==> flow/design.v <==
module sdram_controller (
        input   clk,
        input   rst,
        output  sdram_cle,
        output  sdram_cs,
        output  sdram_cas,
        output  sdram_ras,
        output  sdram_we,
        output  sdram_dqm,
        output  [1:0]  sdram_ba,
        output  [12:0] sdram_a,
        input   [31:0] sdram_dqi,
        output  [31:0] sdram_dqo,
        input   [22:0] user_addr,    
        input   rw,                  
        input   [31:0] data_in,      
        output  [31:0] data_out,     
        output  busy,                
        input   in_valid,            
        output  out_valid            
    );
    localparam tCASL            = 13'd2;        
    localparam tPRE             = 13'd2;        
    localparam tACT             = 13'd2;        
    localparam tREF             = 13'd6;        
    localparam tRef_Counter     = 10'd750;     
    wire [22:0] addr;
    wire [12:0] Mapped_RA;
    wire [1:0]  Mapped_BA;
    wire [7:0]  Mapped_CA;
    reg        req_rw_q;
    reg [22:0] req_addr_q;
    reg [31:0] req_data_q;
    reg        start_q;
    wire        eff_rw   = start_q ? req_rw_q   : rw;
    wire [22:0] eff_addr = start_q ? req_addr_q : user_addr;
    wire [31:0] eff_data = start_q ? req_data_q : data_in;
    assign Mapped_RA = {eff_addr[22:10]};
    assign Mapped_BA = {eff_addr[9:8]};
    assign Mapped_CA = {eff_addr[7:0]};
    assign addr = {Mapped_RA, Mapped_BA, Mapped_CA};
    wire[22:0]next_input_addr;
    wire[22:0]next_addr;
    wire [12:0] next_Mapped_RA;
    wire [1:0]  next_Mapped_BA;
    wire [7:0]  next_Mapped_CA;
    assign next_input_addr = eff_addr + 8;  
    assign next_Mapped_RA = {next_input_addr[22:10]};
    assign next_Mapped_BA = {next_input_addr[9:8]};
    assign next_Mapped_CA = {next_input_addr[7:0]};
    assign next_addr = {next_Mapped_RA,next_Mapped_BA,next_Mapped_CA}; 
    reg [31:0] cache_d[0:1], cache_q[0:1];
    reg [22:0] cache_addr_d[0:1], cache_addr_q[0:1];
    reg [1:0]  cache_cnt_d[0:1], cache_cnt_q[0:1]; 
    reg [1:0]  cache_vld_d, cache_vld_q;
    localparam CMD_UNSELECTED    = 4'b1000;
    localparam CMD_NOP           = 4'b0111;
    localparam CMD_ACTIVE        = 4'b0011;
    localparam CMD_READ          = 4'b0101;
    localparam CMD_WRITE         = 4'b0100;
    localparam CMD_TERMINATE     = 4'b0110;
    localparam CMD_PRECHARGE     = 4'b0010;
    localparam CMD_REFRESH       = 4'b0001;
    localparam CMD_LOAD_MODE_REG = 4'b0000;
    localparam STATE_SIZE = 4;
    localparam INIT = 4'd0,
               WAIT = 4'd1,
               PRECHARGE_INIT = 4'd2,
               REFRESH_INIT_1 = 4'd3,
               REFRESH_INIT_2 = 4'd4,
               LOAD_MODE_REG = 4'd5,
               IDLE = 4'd6,
               REFRESH = 4'd7,
               ACTIVATE = 4'd8,
               READ = 4'd9,
               READ_RES = 4'd10,
               WRITE = 4'd11,
               PRECHARGE = 4'd12;
    reg cle_d, cle_q;
    reg dqm_q, dqm_d;
    reg [3:0] cmd_d, cmd_q;
    reg [1:0] ba_d, ba_q;
    reg [12:0] a_d, a_q;
    reg [31:0] dq_d, dq_q;
    reg [31:0] dqi_d, dqi_q;
    reg dq_en_d, dq_en_q;
    assign sdram_cle = cle_q;
    assign sdram_cs = cmd_q[3];
    assign sdram_ras = cmd_q[2];
    assign sdram_cas = cmd_q[1];
    assign sdram_we = cmd_q[0];
    assign sdram_dqm = dqm_q;
    assign sdram_ba = ba_q;
    assign sdram_a = a_q;
    assign sdram_dqo = dq_en_q ? dq_q : 32'h00000000;
    reg [STATE_SIZE-1:0] state_d, state_q;
    reg [STATE_SIZE-1:0] next_state_d, next_state_q;
    reg [22:0] addr_d, addr_q;
    reg [31:0] data_d, data_q;
    reg out_valid_d, out_valid_q;
    reg [15:0] delay_ctr_d, delay_ctr_q;
    reg [9:0] refresh_ctr_d, refresh_ctr_q;
    reg refresh_flag_d, refresh_flag_q;
    reg ready_d, ready_q;
    reg start_d;
    reg rw_op_d, rw_op_q;
    reg [3:0] row_open_d, row_open_q;
    reg [12:0] row_addr_d[3:0], row_addr_q[3:0];
    reg [2:0] precharge_bank_d, precharge_bank_q;
    integer i;
    assign data_out = data_q;
    assign busy = !ready_q;
    assign out_valid = out_valid_q;
    always @* begin
        dq_d = dq_q;
        dqi_d = sdram_dqi;
        dq_en_d = 1'b0;  
        cle_d = cle_q;
        cmd_d = CMD_NOP;  
        dqm_d = 1'b0;
        ba_d = 2'd0;
        a_d = 13'd0;
        state_d = state_q;
        next_state_d = next_state_q;
        delay_ctr_d = delay_ctr_q;
        addr_d = addr_q;
        data_d = data_q;
        out_valid_d = 1'b0;
        precharge_bank_d = precharge_bank_q;
        rw_op_d = rw_op_q;
        ready_d = ready_q;
        start_d = start_q;
        row_open_d = row_open_q;
        for (i = 0; i < 4; i = i + 1)
            row_addr_d[i] = row_addr_q[i];
        refresh_flag_d = refresh_flag_q;
        refresh_ctr_d = refresh_ctr_q + 1'b1;
        if (refresh_ctr_q > tRef_Counter) begin
            refresh_ctr_d = 10'd0;
            refresh_flag_d = 1'b1;
        end
        cache_d[0] = cache_q[0];
        cache_d[1] = cache_q[1];
        cache_addr_d[0] = cache_addr_q[0];
        cache_addr_d[1] = cache_addr_q[1];
        cache_cnt_d[0] = cache_cnt_q[0];
        cache_cnt_d[1] = cache_cnt_q[1];
        cache_vld_d = cache_vld_q;
        case(cache_cnt_q[0])
            0:begin
                cache_d[0] = sdram_dqi;
                cache_cnt_d[0] = 2'b11;
            end
            1:cache_cnt_d[0] = 2'b00;
            2:cache_cnt_d[0] = 2'b01;
        endcase
        case(cache_cnt_q[1])
            0:begin
                cache_d[1] = sdram_dqi;
                cache_cnt_d[1] = 2'b11;
            end
            1:cache_cnt_d[1] = 2'b00;
            2:cache_cnt_d[1] = 2'b01;
        endcase
        case (state_q)
            INIT: begin
                row_open_d = 4'b0;
                out_valid_d = 1'b0;
                a_d = {3'b000, 1'b0, 2'b00, 3'b010, 1'b0, 3'b010};  
                ba_d = 2'b0;
                cle_d = 1'b1;
                state_d = WAIT;
                delay_ctr_d = 16'd0;
                next_state_d = IDLE;
                refresh_flag_d = 1'b0;
                refresh_ctr_d = 10'b1;
                ready_d = 1'b0;
                dq_en_d = 1'b0;
            end
            WAIT: begin
                delay_ctr_d = delay_ctr_q - 1'b1;
                if (delay_ctr_q == 13'd0) begin
                    state_d = next_state_q;
                end
            end
            IDLE: begin
            	start_d = start_q;
                if (ready_q && in_valid) begin
                        start_d = 1'd1;
                end
                if (refresh_flag_q) begin  
                    ready_d = 1'b0;
                    state_d = PRECHARGE;
                    next_state_d = REFRESH;
                    precharge_bank_d = 3'b100;  
                    refresh_flag_d = 1'b0;  
                end 
                else if ((ready_q && in_valid) || start_q) begin  
                    start_d = 1'd0;
                    ready_d = 1'b0;  
                    rw_op_d = eff_rw;  
                    addr_d = addr;
                    if (eff_rw)  
                        data_d = eff_data;
                    if (row_open_q[addr[9:8]]) begin
                        if (row_addr_q[addr[9:8]] == addr[22:10]) begin  
                            if (eff_rw)
                                state_d = WRITE;
                            else begin
                                if (cache_vld_q[addr[2]] && cache_cnt_q[addr[2]] == 2'b11 && cache_addr_q[addr[2]] == addr[22:0]) begin  
                                    out_valid_d = 1'b1;
                                    data_d = cache_q[addr[2]];
                                    if(row_open_q[next_addr[9:8]] && row_addr_q[next_addr[9:8]] == next_addr[22:10]) begin
                                        cmd_d = CMD_READ;
                                        a_d = {2'b0, 1'b0, next_addr[7:0], 2'b0};
                                        ba_d = next_addr[9:8];
                                        cache_addr_d[next_addr[2]] = next_addr;
                                        cache_cnt_d[next_addr[2]] = 2;
                    cache_vld_d[next_addr[2]] = 1'b1;
                                    end
                                end
                                else begin                  
                                    state_d = READ;
                                end
                            end
                        end 
                        else begin  
                            state_d = PRECHARGE;  
                            precharge_bank_d = {1'b0, addr[9:8]};
                            next_state_d = ACTIVATE;  
                        end
                    end 
                    else begin  
                        state_d = ACTIVATE;  
                    end
                end
                else if (!ready_q) begin
                    ready_d = 1;
                end
            end
            REFRESH: begin
                cmd_d = CMD_REFRESH;
                state_d = WAIT;
                delay_ctr_d = tREF;
                next_state_d = IDLE;
            end
            ACTIVATE: begin
                cmd_d = CMD_ACTIVE;
                a_d = addr_q[22:10];
                ba_d = addr_q[9:8];
                delay_ctr_d = tACT;
                state_d = WAIT;
                if (rw_op_q)
                    next_state_d = WRITE;
                else
                    next_state_d = READ;
                row_open_d[addr_q[9:8]] = 1'b1;  
                row_addr_d[addr_q[9:8]] = addr_q[22:10];
            end
            READ: begin
                cmd_d = CMD_READ;
                a_d = {2'b0, 1'b0, addr_q[7:0], 2'b0};
                ba_d = addr_q[9:8];
                state_d = WAIT;
                delay_ctr_d = tCASL; 
                next_state_d = READ_RES;
            end
            READ_RES: begin
                data_d = dqi_q;  
                out_valid_d = 1'b1;
                state_d = IDLE;
                if (row_open_q[next_addr[9:8]] && row_addr_q[next_addr[9:8]] == next_addr[22:10]) begin
                    cmd_d = CMD_READ;
                    a_d = {2'b0, 1'b0, next_addr[7:0], 2'b0};  
                    ba_d = next_addr[9:8];
                    cache_addr_d[next_addr[2]] = next_addr;
                    cache_cnt_d[next_addr[2]] = 2;
                    cache_vld_d[next_addr[2]] = 1'b1;
            	end
            end
            WRITE: begin
                cmd_d = CMD_WRITE;
                dq_d = data_q;
                dq_en_d = 1'b1;  
                a_d = {2'b0, 1'b0, addr_q[7:0], 2'b00};
                ba_d = addr_q[9:8];
                for (i = 0; i < 2; i = i + 1) begin
                    if (cache_addr_q[i] == addr_q) begin
                        cache_d[i] = data_q;
                        cache_cnt_d[i] = 2'b11;
                    end
                end
                state_d = IDLE;
            end
            PRECHARGE: begin
                cmd_d = CMD_PRECHARGE;
                a_d[10] = precharge_bank_q[2];  
                ba_d = precharge_bank_q[1:0];
                state_d = WAIT;
                delay_ctr_d = tPRE;
                if (precharge_bank_q[2]) begin
                    row_open_d = 4'b0000;  
                end else begin
                    row_open_d[precharge_bank_q[1:0]] = 1'b0;  
                end
            end
            default: state_d = INIT;
        endcase
    end
    always @(posedge clk) begin
        if(rst) begin
            cle_q <= 1'b0;
            dq_en_q <= 1'b0;
            state_q <= INIT;
            ready_q <= 1'b0;
            start_q <= 1'b0;
            cache_q[0] <= 0;
            cache_addr_q[0] <= 0;
            cache_cnt_q[0] <= 2'b11;
            cache_q[1] <= 0;
            cache_addr_q[1] <= 0;
            cache_cnt_q[1] <= 2'b11;
            cache_vld_q <= 2'b00;
        end else begin
            cle_q <= cle_d;
            dq_en_q <= dq_en_d;
            state_q <= state_d;
            ready_q <= ready_d;
            start_q <= start_d;
            cache_q[0] <= cache_d[0];
            cache_addr_q[0] <= cache_addr_d[0];
            cache_cnt_q[0] <= cache_cnt_d[0];
            cache_q[1] <= cache_d[1];
            cache_addr_q[1] <= cache_addr_d[1];
            cache_cnt_q[1] <= cache_cnt_d[1];
            cache_vld_q <= cache_vld_d;
        end
        cmd_q <= cmd_d;
        dqm_q <= dqm_d;
        ba_q <= ba_d;
        a_q <= a_d;
        dq_q <= dq_d;
        dqi_q <= dqi_d;
        next_state_q <= next_state_d;
        refresh_flag_q <= refresh_flag_d;
        refresh_ctr_q <= refresh_ctr_d;
        data_q <= data_d;
        addr_q <= addr_d;
        out_valid_q <= out_valid_d;
        row_open_q <= row_open_d;
        for (i = 0; i < 4; i = i + 1)
            row_addr_q[i] <= row_addr_d[i];
        precharge_bank_q <= precharge_bank_d;
        rw_op_q <= rw_op_d;
        if (state_q == IDLE && ready_q && in_valid) begin
            req_rw_q <= rw;
            req_addr_q <= user_addr;
            req_data_q <= data_in;
        end
        delay_ctr_q <= delay_ctr_d;
    end
endmodule
Tool chain data of sdram_controller
The steps from the RTL of sdram_controller to its reports follow in flow order. Line numbers count from 1 in the design file above. Operators carry their Yosys type and port widths (W data, S select, Z words). Cell names lack the library's common part. The mark - stands for no value.

Top: sdram_controller. Clock: clk. Standard-cell library: sky130hd. Timing corner: tt_025C_1v80.

Word-level counts
Counts by Yosys on the flattened word-level netlist (proc, flatten, opt, wreduce). Print and check cells are left out. Cells with the same type and inputs are merged into one.

Bits in writable memories: 0. The entry for register bits reads 409. Memories kept: 0. The entry for latch bits reads 0. For elaborated cells the number is 318. For memory bits (read-only) the number is 0. Bits of input ports: 91. For clocked read ports x word width the number is 0.

Multiply operators: 0. Under add/sub/neg operators stands 6. The entry for shift operators reads 7. Reduce/logical cells: 41. The entry for multiplexer cells reads 171. Bitwise operators: 16. For order comparisons the number is 1. Under equal/unequal tests stands 41. The entry for div/mod/pow operators reads 0.

Operators with widths (number): $mux W23 (23); $mux W32 (15); $pmux W23 S2 (5); $mux W13 (16); $pmux W32 S2 (2); $pmux W13 S4 (2); $mux W2 (49); $mux W10 (8); $eq A23 B23 Y1 (3); $pmux W16 S4 (1); $pmux W10 S5 (1); $mux W4 (12); $eq A13 B13 Y1 (3); $pmux W4 S4 (2); $pmux W2 S3 (5); $add A23 B4 Y23 const B (1); $pmux W3 S7 (1); $eq A4 B4 Y1 const B (5); $eq A2 B2 Y1 const B (9); $reduce_or A3 Y1 (6); $sub A16 B1 Y16 const B (1); $logic_not A16 Y1 (1); $ne A2 B2 Y1 const B (8); $mux W1 (16); $pmux W2 S2 (4); $shift A1 B3 Y4 const A (3); $pmux W4 S3 (1); $add A10 B1 Y10 const B (1).

Other operator kinds: 37; their cells: 79.

Logic depth
Depth = most cells in a row (Yosys ltp): at word level without a register or memory, in the mapped netlist without a sequential cell, where the memories' decode and read muxes count.

For depth after elaboration the number is 33. The entry for ABC_AREA reads 1. Depth in mapped cells: 27. For mapped depth without buffers the number is 23.

Netlist
The flow's flattened synthesis, as Yosys stat reports it; memories are mapped. The netlist is that of the ABC_AREA named above (0 if unset); the other value can give another one.

Cell types: edfxtp_1 (number 223, total area 6.7E+03 um^2); dfxtp_1 (number 185, total area 3.7E+03 um^2); nand2_1 (number 726, total area 2.73E+03 um^2); nor2_1 (number 336, total area 1261.21 um^2); inv_1 (number 224, total area 840.806 um^2); o21ai_0 (number 140, total area 700.672 um^2); a21oi_1 (number 113, total area 565.542 um^2); nand3_1 (number 105, total area 525.504 um^2); a211oi_1 (number 51, total area 382.867 um^2); a311oi_1 (number 37, total area 324.061 um^2); clkbuf_1 (number 85, total area 319.056 um^2); xor2_1 (number 28, total area 245.235 um^2); xnor2_1 (number 22, total area 192.685 um^2); nand4_1 (number 25, total area 156.4 um^2); o211ai_1 (number 18, total area 135.13 um^2); buf_6 (number 11, total area 123.869 um^2); nor2_4 (number 10, total area 112.608 um^2); nand2_2 (number 17, total area 106.352 um^2).

Not listed: further types 37, cells in them 171.

Under buffer cells stands 117. Chip area (Yosys): 20279.4 um^2. Under cell count stands 2527. The entry for sequential area reads 10400.0 um^2. Under flip-flops stands 408.

Timing after synthesis
Source: OpenSTA report_checks on the synthesized netlist (no wires, ideal clock, input and output delay 20% of the period each), path of least setup slack; recovery checks are left aside. Register names are those of the netlist, which keeps one name where synthesis merged equal registers.

Kind: input -> register. Start: in in_valid. End: reg data_q[0]. The figure for stages is 6. For data arrival time the number is 3.460 ns. For path slack the number is 0.274 ns. Path buffers: 0. The entry for clock period reads 4.2 ns. For path delay the number is 3.086 ns. For data required time the number is 3.734 ns. The figure for synthesis period reached is 3.926 ns.

"path delay" = arrival - input delay + setup time. "stages" counts driving pins, that of a launching flip-flop among them; a cell with two outputs on the path counts twice. "synthesis period reached" = period - worst setup slack (recovery checks aside). The figure is calculated, with input and output delays left at 20% of the set period. The rows between start and end are the longest chain of elaborated cells between them; the timing report does not say that the signal goes this way. Where chains are equally long, one stands for them. Each line given opens the expression or statement behind the cell; cells for indexed reads and writes are added by Yosys, which also makes memories of some case tables. Only ways into the end's enable, where the timed path ends, are counted here.

Path through: nand2_1 nand2_1 inv_1 nor2_1 inv_1 o21ai_0. For cells in the longest elaborated chain the number is 4.

Ends and longest elaborated chain, after synthesis: start, declared (RTL line 19) `input   in_valid,`; $logic_and A1 B1 Y1 (RTL line 198) `else if ((ready_q && in_valid) || start_q) begin`; $logic_or A1 B1 Y1 (RTL line 198); $ne A2 B2 Y1; $reduce_and A3 Y1; end, assigned (RTL line 347) `data_q <= data_d;`; end, declared (RTL line 99) `reg [31:0] data_d, data_q;`.

Timing after layout
From the final timing report of flow run 1: the path of least setup slack in the routed layout; clock arrival at registers is part of the times.

Kind: register -> register. Start: reg start_q. End: reg a_q[4]. For data required time the number is 3.79 ns. Path buffers: 7. For path slack the number is -0.14 ns. The figure for stages is 25. The entry for clock period reads 3.33 ns. For data arrival time the number is 3.92 ns.

Path through: dfxtp_4 buf_12 buf_12 o21ai_4 nand2_4 inv_4 nand2_4 nand2_2 nand2_4 buf_6 nor2_4 buf_12 buf_8 nand2_4 nand3_2 nand2_1 nor2_1 nand2_2 nor2_4 buf_6 buf_4 nand3_4 nor2_4 inv_2 o211ai_1.

Ends and longest elaborated chain, post-layout: start, declared (RTL line 34) `reg        start_q;`; start, assigned (RTL line 316) `start_q <= 1'b0;`; start, assigned (RTL line 329) `start_q <= start_d;`; end, assigned (RTL line 341) `a_q <= a_d;`; end, declared (RTL line 83) `reg [12:0] a_d, a_q;`.

No chain of elaborated cells between the ends is given. Some nets on the timed path still bear RTL names; the line given drives or declares the net.

Named nets, post-layout: Mapped_CA[7] (RTL line 36) `wire [22:0] eff_addr = start_q ? req_addr_q : user_addr;`.

FLOW RESULTS
============

Module sdram_controller, platform sky130hd: 4 stored runs of the flow (Yosys, OpenROAD) with differing settings, in no particular order. Input and output delays are each 20% of the period that was set; the output load is 0.01 pF. "achieved period": clock period set for the run, less the worst setup slack. It is reckoned from that one timing run; input and output delays stay at 20% of the period that was set.

Files of flow run 1:
==> flow/run.sh <==
#!/bin/bash
# the make line also repeats the synthesis and layout settings of config.mk as NAME=value (left out here)
make -C /OpenROAD-flow-scripts/flow DESIGN_CONFIG=/design/flow/config.mk WORK_HOME=/design/flow/orfs CLKGATE_MAP_FILE= finish
==> flow/config.mk <==
export PLATFORM = sky130hd
export DESIGN_NAME = sdram_controller
export DESIGN_NICKNAME = sdram_controller
export VERILOG_FILES = /design/flow/design.v
export SDC_FILE = /design/flow/constraint.sdc
export NUM_CORES = 4
export LEC_CHECK = 0
export ABC_AREA = 1
export CAP_MARGIN = 35
export CELL_PAD_IN_SITES_DETAIL_PLACEMENT = 0
export CELL_PAD_IN_SITES_GLOBAL_PLACEMENT = 1
export CORE_MARGIN = 4
export CORE_UTILIZATION = 20
export CTS_CLUSTER_DIAMETER = 347
export CTS_CLUSTER_SIZE = 35
export MAX_ROUTING_LAYER = met5
export SETUP_SLACK_MARGIN = 0.43
export SLEW_MARGIN = 0
==> flow/constraint.sdc <==
create_clock -name core_clock -period 3.33 [get_ports {clk}]
set_input_delay 0.6660 -clock core_clock [delete_from_list [all_inputs] [get_ports {clk}]]
set_output_delay 0.6660 -clock core_clock [all_outputs]
set_load 0.01 [all_outputs]

Results of flow run 1. The utilization stands at 27.8%. The measured overall die area is 106,557.0 um^2. The worst-case hold slack reads 0.476 ns. The setup slack of the worst path comes to -0.136 ns. The chip area in the Yosys report comes to 20,279.4 um^2. The achieved period reads 3.466 ns. For the total negative setup slack the run shows -2.454 ns. The standard-cell area after layout is 27,895.5 um^2.

Files of flow run 2:
==> flow/run.sh <==
#!/bin/bash
# the make line also repeats the synthesis and layout settings of config.mk as NAME=value (left out here)
make -C /OpenROAD-flow-scripts/flow DESIGN_CONFIG=/design/flow/config.mk WORK_HOME=/design/flow/orfs CLKGATE_MAP_FILE= finish
==> flow/config.mk <==
export PLATFORM = sky130hd
export DESIGN_NAME = sdram_controller
export DESIGN_NICKNAME = sdram_controller
export VERILOG_FILES = /design/flow/design.v
export SDC_FILE = /design/flow/constraint.sdc
export NUM_CORES = 4
export LEC_CHECK = 0
export ABC_AREA = 1
export CAP_MARGIN = 20
export CORE_MARGIN = 2
export CORE_UTILIZATION = 18
export CTS_CLUSTER_DIAMETER = 252
export CTS_CLUSTER_SIZE = 14
export GPL_TIMING_DRIVEN = 1
export MAX_ROUTING_LAYER = met5
export PLACE_DENSITY_LB_ADDON = 0.27
export SLEW_MARGIN = 0
==> flow/constraint.sdc <==
create_clock -name core_clock -period 2.99 [get_ports {clk}]
set_input_delay 0.5980 -clock core_clock [delete_from_list [all_inputs] [get_ports {clk}]]
set_output_delay 0.5980 -clock core_clock [all_outputs]
set_load 0.01 [all_outputs]

Results of flow run 2. The utilization stands at 25.8%. The measured overall die area is 115,366.0 um^2. The worst-case hold slack reads 0.471 ns. The setup slack of the worst path comes to -0.411 ns. The chip area in the Yosys report comes to 20,279.4 um^2. The achieved period reads 3.401 ns. For the total negative setup slack the run shows -28.826 ns. The standard-cell area after layout is 28,897.7 um^2.

Files of flow run 3:
==> flow/run.sh <==
#!/bin/bash
# the make line also repeats the synthesis and layout settings of config.mk as NAME=value (left out here)
make -C /OpenROAD-flow-scripts/flow DESIGN_CONFIG=/design/flow/config.mk WORK_HOME=/design/flow/orfs CLKGATE_MAP_FILE= finish
==> flow/config.mk <==
export PLATFORM = sky130hd
export DESIGN_NAME = sdram_controller
export DESIGN_NICKNAME = sdram_controller
export VERILOG_FILES = /design/flow/design.v
export SDC_FILE = /design/flow/constraint.sdc
export NUM_CORES = 4
export LEC_CHECK = 0
export CAP_MARGIN = 20
export CORE_MARGIN = 2
export CORE_UTILIZATION = 40
export SLEW_MARGIN = 20
==> flow/constraint.sdc <==
create_clock -name core_clock -period 4.17 [get_ports {clk}]
set_input_delay 0.8340 -clock core_clock [delete_from_list [all_inputs] [get_ports {clk}]]
set_output_delay 0.8340 -clock core_clock [all_outputs]
set_load 0.01 [all_outputs]

Results of flow run 3. The utilization stands at 50.9%. The measured overall die area is 50,465.4 um^2. The worst-case hold slack reads 0.463 ns. The setup slack of the worst path comes to 0.220 ns. The chip area in the Yosys report comes to 19,473.7 um^2. The achieved period reads 3.950 ns. For the total negative setup slack the run shows 0.000 ns. The standard-cell area after layout is 24,423.4 um^2.

Files of flow run 4:
==> flow/run.sh <==
#!/bin/bash
# the make line also repeats the synthesis and layout settings of config.mk as NAME=value (left out here)
make -C /OpenROAD-flow-scripts/flow DESIGN_CONFIG=/design/flow/config.mk WORK_HOME=/design/flow/orfs CLKGATE_MAP_FILE= finish
==> flow/config.mk <==
export PLATFORM = sky130hd
export DESIGN_NAME = sdram_controller
export DESIGN_NICKNAME = sdram_controller
export VERILOG_FILES = /design/flow/design.v
export SDC_FILE = /design/flow/constraint.sdc
export NUM_CORES = 4
export LEC_CHECK = 0
export ABC_AREA = 1
export CAP_MARGIN = 30
export CELL_PAD_IN_SITES_DETAIL_PLACEMENT = 2
export CELL_PAD_IN_SITES_GLOBAL_PLACEMENT = 2
export CORE_MARGIN = 2
export CORE_UTILIZATION = 70
export CTS_CLUSTER_DIAMETER = 252
export CTS_CLUSTER_SIZE = 95
export GPL_ROUTABILITY_DRIVEN = 0
export GPL_TIMING_DRIVEN = 1
export MAX_ROUTING_LAYER = met4
export MIN_ROUTING_LAYER = met2
export PLACE_DENSITY_LB_ADDON = 0.27
export SLEW_MARGIN = 0
==> flow/constraint.sdc <==
create_clock -name core_clock -period 2.99 [get_ports {clk}]
set_input_delay 0.5980 -clock core_clock [delete_from_list [all_inputs] [get_ports {clk}]]
set_output_delay 0.5980 -clock core_clock [all_outputs]
set_load 0.01 [all_outputs]

Outcome of flow run 4: no results, placement failed with FLW-0024.
